==> flow/design.v <==
module c6502
(
    input               clock,
    input               ce,
    input               reset_n,
    output      [15:0]  address,
    input       [ 7:0]  in,
    output reg  [ 7:0]  out,
    output reg          we
);
assign address = cp ? ab : pc;
localparam
    LDC = 0,
    ZP  = 1,    ZPX = 2,    ZPY = 3,
    ABS = 4,    ABX = 5,    ABY = 6,    ABZ = 7,
    IX  = 8,    IX2 = 9,    IX3 = 10,
    IY  = 11,   IY2 = 12,   IY3 = 13,
    RUN = 14,   BRA = 15,
    JP1 = 16,   JP2 = 17,
    JND = 18,   TRM = 19,   POP = 20,   JSR = 21,
    RTS = 22;
localparam
    ORA = 0,    AND = 1,    EOR = 2,    ADC = 3,
    STA = 4,    LDA = 5,    CMP = 6,    SBC = 7,
    ASL = 8,    ROL = 9,    LSR = 10,   ROR = 11,
    BIT = 13,   DEC = 14,   INC = 15;
localparam
    DST_A = 0,  DST_X = 1,  DST_Y = 2,  DST_S = 3,
    SRC_D = 0,  SRC_X = 1,  SRC_Y = 2,  SRC_A = 3;
reg [ 7:0]  a, x, y, s, p;
reg         cp;
reg [ 4:0]  t;           
reg [ 2:0]  m;           
reg [15:0]  ab, pc;
reg [ 7:0]  op, w;       
reg [ 3:0]  alu;         
reg [ 1:0]  dst, src;
wire [8:0] zpx = in + x;
wire [8:0] zpy = in + y;
wire [3:0] bra = {p[1], p[0], p[6], p[7]};  
wire [7:0] sn  = s + 1;
always @(posedge clock)
if (reset_n == 1'b0) begin
    p  <= 8'b01100001;
    t  <= 1'b0;
    cp <= 1'b0;
    pc <= 16'h0000;
    a  <= 8'h80;
    x  <= 8'hFE;
    y  <= 8'hDA;
    s  <= 8'h00;
    we <= 1'b0;
end
else if (ce) begin
    we  <= 1'b0;
    case (t)
    LDC: begin
        pc  <= pc + 1;
        m   <= 0;
        op  <= in;
        dst <= DST_A;
        src <= SRC_D;
        casex (in)
        8'b010_011_00: t <= JP1;  
        8'b011_011_00: t <= JND;  
        8'b001_000_00: t <= JSR;  
        8'b011_000_00: t <= RTS;  
        8'bxxx_000_x1: t <= IX;
        8'bxxx_010_x1,
        8'b1xx_000_x0: t <= RUN;  
        8'bxxx_100_x1: t <= IY;
        8'bxxx_110_x1: t <= ABY;
        8'bxxx_001_xx: t <= ZP;
        8'bxxx_011_xx,
        8'b001_000_00: t <= ABS;
        8'b10x_101_1x: t <= ZPY;
        8'bxxx_101_xx: t <= ZPX;
        8'b10x_111_1x: t <= ABY;
        8'bxxx_111_xx: t <= ABX;
        8'bxxx_100_00: t <= BRA;
        default:       t <= RUN;
        endcase
        casex (in)
        8'bxxx_xxx_01: begin alu <= in[7:5]; end
        8'b100_xx1_x0: begin alu <= STA; end
        8'b101_xx1_x0,
        8'b101_000_x0,
        8'b101_010_00,
        8'b10x_010_10,
        8'b100_110_00: begin alu <= LDA; end
        8'b11x_000_00,
        8'b11x_xx1_00: begin alu <= CMP; end
        8'b001_0x1_00: begin alu <= BIT; end
        8'b110_xx1_10,
        8'b100_010_00,
        8'b110_010_10: begin alu <= DEC; end
        8'b111_xx1_10,
        8'b11x_010_00: begin alu <= INC; end
        8'b00x_110_00: begin p[0] <= in[5]; t <= LDC; end  
        8'b01x_110_00: begin p[2] <= in[5]; t <= LDC; end  
        8'b101_110_00: begin p[6] <= 1'b0;  t <= LDC; end  
        8'b11x_110_00: begin p[3] <= in[5]; t <= LDC; end  
        8'b0xx_010_10: begin alu <= {1'b1, in[7:5]}; src <= SRC_A; end
        8'b0xx_xx1_10: begin alu <= {1'b1, in[7:5]}; end
        8'b111_010_10: begin t <= LDC; end
        8'b100_110_10: begin t <= LDC; s <= x; end
        8'b101_110_10: begin x <= s; p[7] <= s[7]; p[1] <= s == 0; t <= LDC; end
        8'b0x0_010_00: begin
            t   <= TRM;
            we  <= 1;
            cp  <= 1;
            out <= in[6] ? a : (p | 8'h30);
            ab  <= {8'h01, s};
            s   <= s - 1;
        end
        8'b0x1_010_00: begin t <= POP; cp <= 1; ab <= {8'h01, sn}; s <= sn; end
        8'b011_000_00: begin cp <= 1; ab <= {8'h01, sn}; end
        endcase
        casex (in)
        8'h86, 8'hA6, 8'hB6, 8'h96, 8'h8E, 8'hAE,
        8'hBE, 8'hA2, 8'hCA, 8'hE8, 8'h9A,
        8'hE0, 8'b111_xx1_00:
            dst <= DST_X;
        8'hA0, 8'h84, 8'hA4, 8'h88, 8'hC8,
        8'h8C, 8'hAC, 8'h94, 8'hB4, 8'hBC,
        8'hC0, 8'b110_xx1_00:
            dst <= DST_Y;
        endcase
        case (in)
        8'hE8, 8'hCA, 8'h8A: src <= SRC_X;  
        8'h88, 8'hC8, 8'h98: src <= SRC_Y;  
        8'hA8, 8'hAA: src <= SRC_A;  
        endcase
    end
    ZP:  begin t <= RUN; ab <= in;       cp <= 1; pc <= pc + 1; end
    ZPX: begin t <= RUN; ab <= zpx[7:0]; cp <= 1; pc <= pc + 1; end
    ZPY: begin t <= RUN; ab <= zpy[7:0]; cp <= 1; pc <= pc + 1; end
    ABS: begin t <= ABZ; pc <= pc + 1; ab <= in; end
    ABX: begin t <= ABZ; pc <= pc + 1; ab <= zpx; end
    ABY: begin t <= ABZ; pc <= pc + 1; ab <= zpy; end
    ABZ: begin t <= RUN; pc <= pc + 1; ab[15:8] <= ab[15:8] + in; cp <= 1; end
    IX:  begin t <= IX2; pc <= pc + 1; cp <= 1; ab <= zpx[7:0]; end
    IY:  begin t <= IY2; pc <= pc + 1; cp <= 1; ab <= in; end
    IX2: begin t <= IX3; w  <= in; ab[7:0] <= ab[7:0] + 1; end
    IY2: begin t <= IY3; w  <= in; ab[7:0] <= ab[7:0] + 1; end
    IX3: begin t <= RUN; ab <= {in, w}; end
    IY3: begin t <= RUN; ab <= {in, w} + y; end
    BRA: begin t <= LDC; pc <= pc + 1 + ((bra[op[7:6]] == op[5]) ? {{8{in[7]}}, in[7:0]} : 0); end
    JP1: begin t <= JP2; pc <= pc + 1; w <= in; end
    JP2: begin t <= LDC; pc <= {in, w}; end
    JND: case (m)
        0: begin m <= 1;   ab[ 7:0] <= in; pc <= pc + 1; end
        1: begin m <= 2;   ab[15:8] <= in; pc <= pc + 1; cp <= 1; end
        2: begin m <= 3;   pc[ 7:0] <= in; ab[7:0] <= ab[7:0] + 1; end
        3: begin t <= LDC; pc[15:8] <= in; cp <= 0; end
    endcase
    POP: begin t <= LDC; cp <= 0; if (op[6]) begin a <= in; p[7] <= in[7]; p[1] <= in == 0; end else p <= in; end
    JSR: case (m)
        0: begin m <= 1; w  <= in; pc <= pc + 1; end
        1: begin m <= 2; we <= 1; out <= pc[15:8]; ab      <= {8'h01, s};  pc[15:8] <= in; cp <= 1;end
        2: begin m <= 3; we <= 1; out <= pc[ 7:0]; ab[7:0] <= ab[7:0] - 1; pc[7:0]  <= w;  end
        3: begin t <= LDC; cp <= 0; s <= s - 2; end
    endcase
    RTS: case (m)
        0: begin m <= 1;   pc[7:0] <= in; ab[7:0] <= ab[7:0] + 1; end
        1: begin t <= LDC; pc <= {in, pc[7:0]} + 1; s <= s + 2; cp <= 0; end
    endcase
    RUN: begin
        cp <= 0;
        t  <= LDC;
        casex (op) 8'bxxx_010_x1, 8'b1xx_000_x0: pc <= pc + 1; endcase
        casex (op)
            8'b100_xxx_01,
            8'b100_xx1_x0: begin t <= TRM; out <= R; we <= 1'b1; cp <= 1'b1; end
            8'bxxx_xxx_01,
            8'b0xx_010_10,
            8'b100_010_10,
            8'b100_110_00: begin a <= R; p <= F; end
            8'b101_xx1_00,
            8'b101_000_00,
            8'b1x0_010_00,
            8'b101_010_00: begin y <= R; p <= F; end
            8'b101_xx1_10,
            8'b101_000_10,
            8'b111_010_00,
            8'b110_010_10,
            8'b101_010_10: begin x <= R; p <= F; end
            8'b0xx_xx1_10,
            8'b11x_xx1_10: begin t <= TRM; out <= R; we <= 1'b1; cp <= 1'b1; p <= F; end
            8'b110_xxx_01,
            8'b11x_000_00,
            8'b11x_xx1_00,
            8'b001_0x1_00: begin p <= F; end
        endcase
    end
    TRM: begin cp <= 0; t <= LDC; end
    endcase
end
wire [7:0] op1 =
    dst == DST_A ? a :
    dst == DST_X ? x :
    dst == DST_Y ? y : s;
wire [7:0] op2 =
    src == SRC_A ? a :
    src == SRC_X ? x :
    src == SRC_Y ? y : in;
wire [8:0] R =
    alu == ORA ? op1 | op2 :
    alu == AND ? op1 & op2 :
    alu == EOR ? op1 ^ op2 :
    alu == ADC ? op1 + op2 + cin :
    alu == STA ? op1 :
    alu == LDA ? op2 :
    alu == CMP ? op1 - op2 :
    alu == SBC ? op1 - op2 - !cin :
    alu == ASL ? {op2[6:0], 1'b0} :
    alu == ROL ? {op2[6:0], cin} :
    alu == LSR ? {1'b0, op2[7:1]} :
    alu == ROR ? {cin, op2[7:1]} :
    alu == BIT ? op1 & op2 :
    alu == DEC ? op2 - 1 :
    alu == INC ? op2 + 1 : 0;
wire sign  =  R[7];         
wire zero  = ~|R[7:0];      
wire oadc  = (op1[7] ^ op2[7] ^ 1'b1) & (op1[7] ^ R[7]);
wire osbc  = (op1[7] ^ op2[7] ^ 1'b0) & (op1[7] ^ R[7]);
wire cin   =  p[0];
wire carry =  R[8];
wire [7:0] F =
    alu == ADC ? {sign, oadc, p[5:2], zero,  carry} :
    alu == CMP ? {sign,       p[6:2], zero, ~carry} :
    alu == SBC ? {sign, osbc, p[5:2], zero, ~carry} :
    alu == ASL || alu == ROL ? {sign, p[6:2], zero, op2[7]} :
    alu == LSR || alu == ROR ? {sign, p[6:2], zero, op2[0]} :
    alu == BIT ? {op2[7:6], p[5:2], zero, p[0]} :
                 {sign,     p[6:2], zero, p[0]};
endmodule
Lab notebook: c6502

==> Reports on c6502 <==
Module c6502 before and after one edit of its RTL, step after step.
Lines under "orig" count in the file above, lines under "edited" in the edited file.
"change": "edited" minus "orig" as printed here.
Library cell names are shortened.
{ "setup": {"top_module": "c6502", "clock": "clock", "library": "sky130hd", "pvt_corner": "tt_025C_1v80"} }

==> Diff <==
The edit as a unified diff against the file above.
The edited RTL no longer does the same as the RTL above: the edit was made by script, with no optimisation intended.
begin of diff
@@ -227,5 +227,6 @@
 wire cin   =  p[0];
 wire carry =  R[8];
-wire [7:0] F =
+reg [7:0] F;
+always @(posedge clock) F <=
     alu == ADC ? {sign, oadc, p[5:2], zero,  carry} :
     alu == CMP ? {sign,       p[6:2], zero, ~carry} :
end of diff

==> After elaboration <==
Counts by Yosys on the flattened word-level netlist (proc, flatten, opt, wreduce; memories kept). Register bits leave out memories and registers merged into their read ports (data or address). Print and check cells are left out. Cells with the same type and inputs are merged into one.
{ "word_totals": {"columns": ["item", "orig", "edited", "change"], "rows": [
  ["elab_cells", 430, 430, 0],
  ["reg_bits", 112, 122, 10],
  ["in_bits", 11, 11, 0]
]} }
{ "classes": {"columns": ["item", "orig", "edited", "change"], "rows": [
  ["eq_ne", 171, 166, -5],
  ["bitwise", 11, 10, -1],
  ["addsub", 19, 19, 0],
  ["mux", 123, 127, 4],
  ["shift", 1, 1, 0],
  ["reduce_and_logical", 81, 81, 0]
]} }
{ "ops": {"columns": ["op", "orig", "edited", "change"], "rows": [
  ["6-bit AND reduction", 4, 8, 4],
  ["4-bit inequality test with constant B", 4, 1, -3],
  ["2-bit two-way mux", 1, 4, 3],
  ["5-bit AND reduction", 8, 7, -1],
  ["3-bit inequality test with constant B", 6, 5, -1],
  ["1-bit inverter", 4, 3, -1],
  ["2-bit nonzero test", 4, 3, -1],
  ["7-bit AND reduction", 2, 1, -1],
  ["6-bit inequality test with constant B", 1, 0, -1],
  ["2-bit parallel mux with 2-bit select", 1, 2, 1],
  ["10-bit AND reduction", 1, 0, -1]
]} }
Operator kinds equal on both sides are left out: 97.

==> Longest topological paths <==
Longest topological path by Yosys (ltp), each cell counted once; first at word level (registers and memories cut), then after technology mapping (sequential cells cut; the memories' decode and read muxes count).
{ "logic_depth": {"columns": ["item", "orig", "edited", "change"], "rows": [
  ["ltp_word", 31, 28, -3],
  ["ABC_AREA", "0", "0", null],
  ["depth_mapped", 17, 18, 1],
  ["ltp_nobuf", 16, 17, 1]
]} }

==> Mapped cells and area <==
Yosys stat after the flow's synthesis: flattened, memories mapped to cells. It holds for the ABC_AREA given above (unset counts as 0); a run with the other value may have another netlist.
{ "synth_totals": {"columns": ["item", "orig", "edited", "change"], "rows": [
  ["synth_area_um2", 13761.9, 13958.4, 196.5],
  ["ff_cells", 133, 139, 6],
  ["cell_count", 1816, 1814, -2],
  ["sequential_area_um2", 3103.0, 3223.1, 120.1]
]} }
{ "by_type": {"columns": ["cell", "orig", "edited", "change"], "rows": [
  ["nor3_1", 55, 36, -19],
  ["nand2_1", 194, 176, -18],
  ["a21oi_1", 148, 130, -18],
  ["nor2_1", 133, 148, 15],
  ["inv_1", 86, 74, -12],
  ["nand2b_1", 17, 29, 12],
  ["o31ai_1", 14, 23, 9],
  ["o21ai_0", 113, 121, 8],
  ["a221oi_1", 11, 19, 8],
  ["dfxtp_1", 89, 95, 6],
  ["xnor2_1", 75, 69, -6],
  ["nor2b_1", 28, 34, 6],
  ["xor2_1", 28, 34, 6],
  ["a211oi_1", 27, 21, -6],
  ["a31oi_1", 25, 31, 6],
  ["a22oi_1", 24, 18, -6],
  ["o311ai_0", 11, 5, -6],
  ["a21o_1", 18, 23, 5]
]} }
Cell types equal on both sides are left out: 12.
Not every row of either side is listed.

==> Worst setup path after synthesis <==
OpenSTA on the mapped netlist: ideal clock, no wires. The path of least setup slack (recovery checks aside). Input and output delay are each 20% of the period. Register names are those of the netlist, which keeps one name where synthesis merged equal registers.
{ "synth_timing": {"columns": ["item", "orig", "edited", "change"], "rows": [
  ["path_kind", "in2reg", "in2reg", null],
  ["from", "input in[0]", "input in[0]", null],
  ["to", "register out[7]", "register out[6]", null],
  ["input_delay_ps", 2000, 2000, 0],
  ["path_buffers", 0, 0, 0],
  ["slack_ps", 3883, 4491, 608],
  ["path_delay_ps", 4117, 3509, -608],
  ["launch_ps", 2000, 2000, 0],
  ["setup_time_ps", 272, 259, -13],
  ["arrival_time_ps", 5845, 5250, -595],
  ["tclk_ps", 10000, 10000, 0],
  ["path_stages", 15, 16, 1],
  ["synth_period_reached_ps", 6117, 5509, -608]
]} }
"path_delay_ps" = arrival - input delay + setup time.
"path_stages": output pins that drive a net of the path, with the launching flip-flop's if there is one; two outputs of one cell count as two.
"synth_period_reached_ps" = period - worst setup slack (recovery checks aside). The figure is calculated, with input and output delays left at 20% of the set period.
Between the ends stands the longest chain of elaborated cells between them, by number of cells; it is not shown to be the way that was timed. Of several equally long chains one is given.
A line is the first line of the expression or statement that the cell stems from. Yosys adds cells for indexed reads and writes and turns some case tables into memories.
At most two assigning lines are given for a register; there are more.
orig: Ways into the end's enable are left out, as the timed path ends at the data pin.
{ "synth_between_orig": {"path_cell_list": "mux2_2 o21a_1 a21boi_0 inv_1 ha_1 fa_1 or3_1 and3_1 a2111oi_0 nor3_1 or4_1 nand3_1 nand4_1 nand2_1 o221ai_1", "elab_chain_cells": 22} }
{ "synth_lines_orig": {"columns": ["item", "line", "source"], "rows": [
  ["start: declaration", 7, "input       [ 7:0]  in,"],
  ["8-bit two-way mux", 206, "src == SRC_Y ? y : in;"],
  ["8-bit two-way mux", 205, "src == SRC_X ? x :"],
  ["8-bit two-way mux", 204, "src == SRC_A ? a :"],
  ["8-bit by 1-bit adder with 9-bit output", 222, "alu == INC ? op2 + 1 : 0;"],
  ["9-bit two-way mux", 222, null],
  ["9-bit two-way mux", 221, "alu == DEC ? op2 - 1 :"],
  ["9-bit two-way mux", 220, "alu == BIT ? op1 & op2 :"],
  ["(+7 left out)", null, null],
  ["9-bit two-way mux", 212, "alu == STA ? op1 :"],
  ["9-bit two-way mux", 211, "alu == ADC ? op1 + op2 + cin :"],
  ["9-bit two-way mux", 210, "alu == EOR ? op1 ^ op2 :"],
  ["9-bit two-way mux", 209, "alu == AND ? op1 & op2 :"],
  ["9-bit two-way mux", 208, "alu == ORA ? op1 | op2 :"],
  ["8-bit two-way mux x2", 172, "casex (op)"],
  ["8-bit parallel mux with 3-bit select", 56, "case (t)"],
  ["end: assignment", 112, "out <= in[6] ? a : (p | 8'h30);"],
  ["end: assignment", 160, "1: begin m <= 2; we <= 1; out <= pc[15:8]; ab      <= {8'h01, s};  pc[15:8] <= in; cp <= 1;end"],
  ["end: declaration", 8, "output reg  [ 7:0]  out,"]
]} }
edited: Ways into the end's enable are left out, as the timed path ends at the data pin.
{ "synth_between_edited": {"path_cell_list": "mux2_2 o211a_1 a21oi_1 inv_1 ha_1 inv_1 fa_1 nor2b_1 o21ai_0 xnor2_1 nor4_2 xnor2_1 a211oi_1 o32a_1 and2_4 a211o_1", "elab_chain_cells": 22} }
{ "synth_lines_edited": {"columns": ["item", "line", "source"], "rows": [
  ["start: declaration", 7, "input       [ 7:0]  in,"],
  ["8-bit two-way mux", 206, "src == SRC_Y ? y : in;"],
  ["8-bit two-way mux", 205, "src == SRC_X ? x :"],
  ["8-bit two-way mux", 204, "src == SRC_A ? a :"],
  ["8-bit by 1-bit adder with 9-bit output", 222, "alu == INC ? op2 + 1 : 0;"],
  ["9-bit two-way mux", 222, null],
  ["9-bit two-way mux", 221, "alu == DEC ? op2 - 1 :"],
  ["9-bit two-way mux", 220, "alu == BIT ? op1 & op2 :"],
  ["(+7 left out)", null, null],
  ["9-bit two-way mux", 212, "alu == STA ? op1 :"],
  ["9-bit two-way mux", 211, "alu == ADC ? op1 + op2 + cin :"],
  ["9-bit two-way mux", 210, "alu == EOR ? op1 ^ op2 :"],
  ["9-bit two-way mux", 209, "alu == AND ? op1 & op2 :"],
  ["9-bit two-way mux", 208, "alu == ORA ? op1 | op2 :"],
  ["8-bit two-way mux x2", 172, "casex (op)"],
  ["8-bit parallel mux with 3-bit select", 56, "case (t)"],
  ["end: assignment", 112, "out <= in[6] ? a : (p | 8'h30);"],
  ["end: assignment", 160, "1: begin m <= 2; we <= 1; out <= pc[15:8]; ab      <= {8'h01, s};  pc[15:8] <= in; cp <= 1;end"],
  ["end: declaration", 8, "output reg  [ 7:0]  out,"]
]} }

==> Path in the finished layout <==
Path of least setup slack in the final report of the runs of pair A (OpenROAD, finished layout, wires in). Where an end is a register, its clock arrival counts in the times.
The path's times are printed in steps of 10 ps; the period is the one set.
{ "layout_timing": {"columns": ["item", "orig", "edited", "change"], "rows": [
  ["path_kind", "in2reg", "in2reg", null],
  ["from", "input in[0]", "input in[0]", null],
  ["to", "register out[7]", "register out[6]", null],
  ["slack_ps", 1030, 1480, 450],
  ["tclk_ps", 7240, 7240, 0],
  ["input_delay_ps", 1450, 1450, 0],
  ["arrival_time_ps", 6370, 5970, -400],
  ["setup_time_ps", 270, 240, -30],
  ["path_stages", 16, 17, 1],
  ["path_buffers", 1, 1, 0],
  ["launch_ps", 1450, 1450, 0]
]} }
Between the ends stands the longest chain of elaborated cells between them, by number of cells; it is not shown to be the way that was timed. Of several equally long chains one is given.
At most two assigning lines are given for a register; there are more.
orig: Ways into the end's enable are left out, as the timed path ends at the data pin.
{ "layout_between_orig": {"path_cell_list": "clkdlybuf4s50_1 mux2_2 o21a_1 a21boi_0 inv_1 ha_1 fa_1 or3_1 and3_1 a2111oi_0 nor3_1 or4_1 nand3_1 nand4_1 nand2_1 o221ai_1", "elab_chain_cells": 22} }
{ "layout_lines_orig": {"columns": ["item", "line", "source"], "rows": [
  ["start: declaration", 7, "input       [ 7:0]  in,"],
  ["8-bit two-way mux", 206, "src == SRC_Y ? y : in;"],
  ["8-bit two-way mux", 205, "src == SRC_X ? x :"],
  ["8-bit two-way mux", 204, "src == SRC_A ? a :"],
  ["8-bit by 1-bit adder with 9-bit output", 222, "alu == INC ? op2 + 1 : 0;"],
  ["9-bit two-way mux", 222, null],
  ["9-bit two-way mux", 221, "alu == DEC ? op2 - 1 :"],
  ["9-bit two-way mux", 220, "alu == BIT ? op1 & op2 :"],
  ["(+7 left out)", null, null],
  ["9-bit two-way mux", 212, "alu == STA ? op1 :"],
  ["9-bit two-way mux", 211, "alu == ADC ? op1 + op2 + cin :"],
  ["9-bit two-way mux", 210, "alu == EOR ? op1 ^ op2 :"],
  ["9-bit two-way mux", 209, "alu == AND ? op1 & op2 :"],
  ["9-bit two-way mux", 208, "alu == ORA ? op1 | op2 :"],
  ["8-bit two-way mux x2", 172, "casex (op)"],
  ["8-bit parallel mux with 3-bit select", 56, "case (t)"],
  ["end: assignment", 112, "out <= in[6] ? a : (p | 8'h30);"],
  ["end: assignment", 160, "1: begin m <= 2; we <= 1; out <= pc[15:8]; ab      <= {8'h01, s};  pc[15:8] <= in; cp <= 1;end"],
  ["end: declaration", 8, "output reg  [ 7:0]  out,"]
]} }
edited: Ways into the end's enable are left out, as the timed path ends at the data pin.
{ "layout_between_edited": {"path_cell_list": "clkdlybuf4s50_1 mux2_2 o211a_1 a21oi_1 inv_1 ha_1 inv_1 fa_1 nor2b_1 o21ai_0 xnor2_1 nor4_2 xnor2_1 a211oi_1 o32a_1 and2_4 a211o_1", "elab_chain_cells": 22} }
{ "layout_lines_edited": {"columns": ["item", "line", "source"], "rows": [
  ["start: declaration", 7, "input       [ 7:0]  in,"],
  ["8-bit two-way mux", 206, "src == SRC_Y ? y : in;"],
  ["8-bit two-way mux", 205, "src == SRC_X ? x :"],
  ["8-bit two-way mux", 204, "src == SRC_A ? a :"],
  ["8-bit by 1-bit adder with 9-bit output", 222, "alu == INC ? op2 + 1 : 0;"],
  ["9-bit two-way mux", 222, null],
  ["9-bit two-way mux", 221, "alu == DEC ? op2 - 1 :"],
  ["9-bit two-way mux", 220, "alu == BIT ? op1 & op2 :"],
  ["(+7 left out)", null, null],
  ["9-bit two-way mux", 212, "alu == STA ? op1 :"],
  ["9-bit two-way mux", 211, "alu == ADC ? op1 + op2 + cin :"],
  ["9-bit two-way mux", 210, "alu == EOR ? op1 ^ op2 :"],
  ["9-bit two-way mux", 209, "alu == AND ? op1 & op2 :"],
  ["9-bit two-way mux", 208, "alu == ORA ? op1 | op2 :"],
  ["8-bit two-way mux x2", 172, "casex (op)"],
  ["8-bit parallel mux with 3-bit select", 56, "case (t)"],
  ["end: assignment", 112, "out <= in[6] ? a : (p | 8'h30);"],
  ["end: assignment", 160, "1: begin m <= 2; we <= 1; out <= pc[15:8]; ab      <= {8'h01, s};  pc[15:8] <= in; cp <= 1;end"],
  ["end: declaration", 8, "output reg  [ 7:0]  out,"]
]} }

==> Measured runs <==
Runs of the flow (Yosys, OpenROAD) on both versions; the two runs of a pair have the same settings. The constraints put input and output delay at 20% of the set period each and load the outputs with 0.01 pF.
{ "settings_pair_A": {"CORE_UTILIZATION": 40, "period_ns": 7.24, "CAP_MARGIN": 20, "CORE_MARGIN": 2, "SLEW_MARGIN": 20} }
{ "measured_pair_A": {"columns": ["item", "orig", "edited", "change"], "rows": [
  ["synthArea_um2", 13761.9, 13958.4, 196.5],
  ["final_hold_ws_ps", 469, 406, -63],
  ["utilization_pct", 44.3, 44.2, -0.1],
  ["totalPower_w", 0.002737, 0.002824, 0.000087],
  ["design.die.area_um2", 35904.6, 36406.5, 501.9],
  ["finalCellArea_um2", 14929.3, 15225.9, 296.6],
  ["period_reached_ps", 6212, 5764, -448],
  ["fin_tns_ps", 0, 0, 0],
  ["setup_worst_slack_ps", 1028, 1476, 448]
]} }
{ "settings_pair_B": {"ABC_AREA": 1, "CORE_MARGIN": 7, "CORE_UTILIZATION": 25, "CTS_CLUSTER_DIAMETER": 80, "GPL_ROUTABILITY_DRIVEN": 0, "MAX_ROUTING_LAYER": "met4", "PLACE_DENSITY_LB_ADDON": 0.29, "TNS_END_PERCENT": 15, "period_ns": 7.59, "CAP_MARGIN": 20, "SLEW_MARGIN": 20} }
{ "measured_pair_B": {"columns": ["item", "orig", "edited", "change"], "rows": [
  ["synthArea_um2", 13723.2, 13893.3, 170.1],
  ["final_hold_ws_ps", 470, 356, -114],
  ["utilization_pct", 28.6, 28.5, -0.1],
  ["totalPower_w", 0.002796, 0.002873, 0.000077],
  ["design.die.area_um2", 61647.9, 62370.1, 722.2],
  ["finalCellArea_um2", 15439.8, 15667.5, 227.7],
  ["period_reached_ps", 5224, 5195, -29],
  ["fin_tns_ps", 0, 0, 0],
  ["setup_worst_slack_ps", 2366, 2395, 29]
]} }
"period_reached_ps": clock period set for the run, less the worst setup slack. It is reckoned from that one timing run; input and output delays stay at 20% of the period that was set.
"totalPower_w" rests on the timing tool's default activity at the inputs, not on a simulated workload.
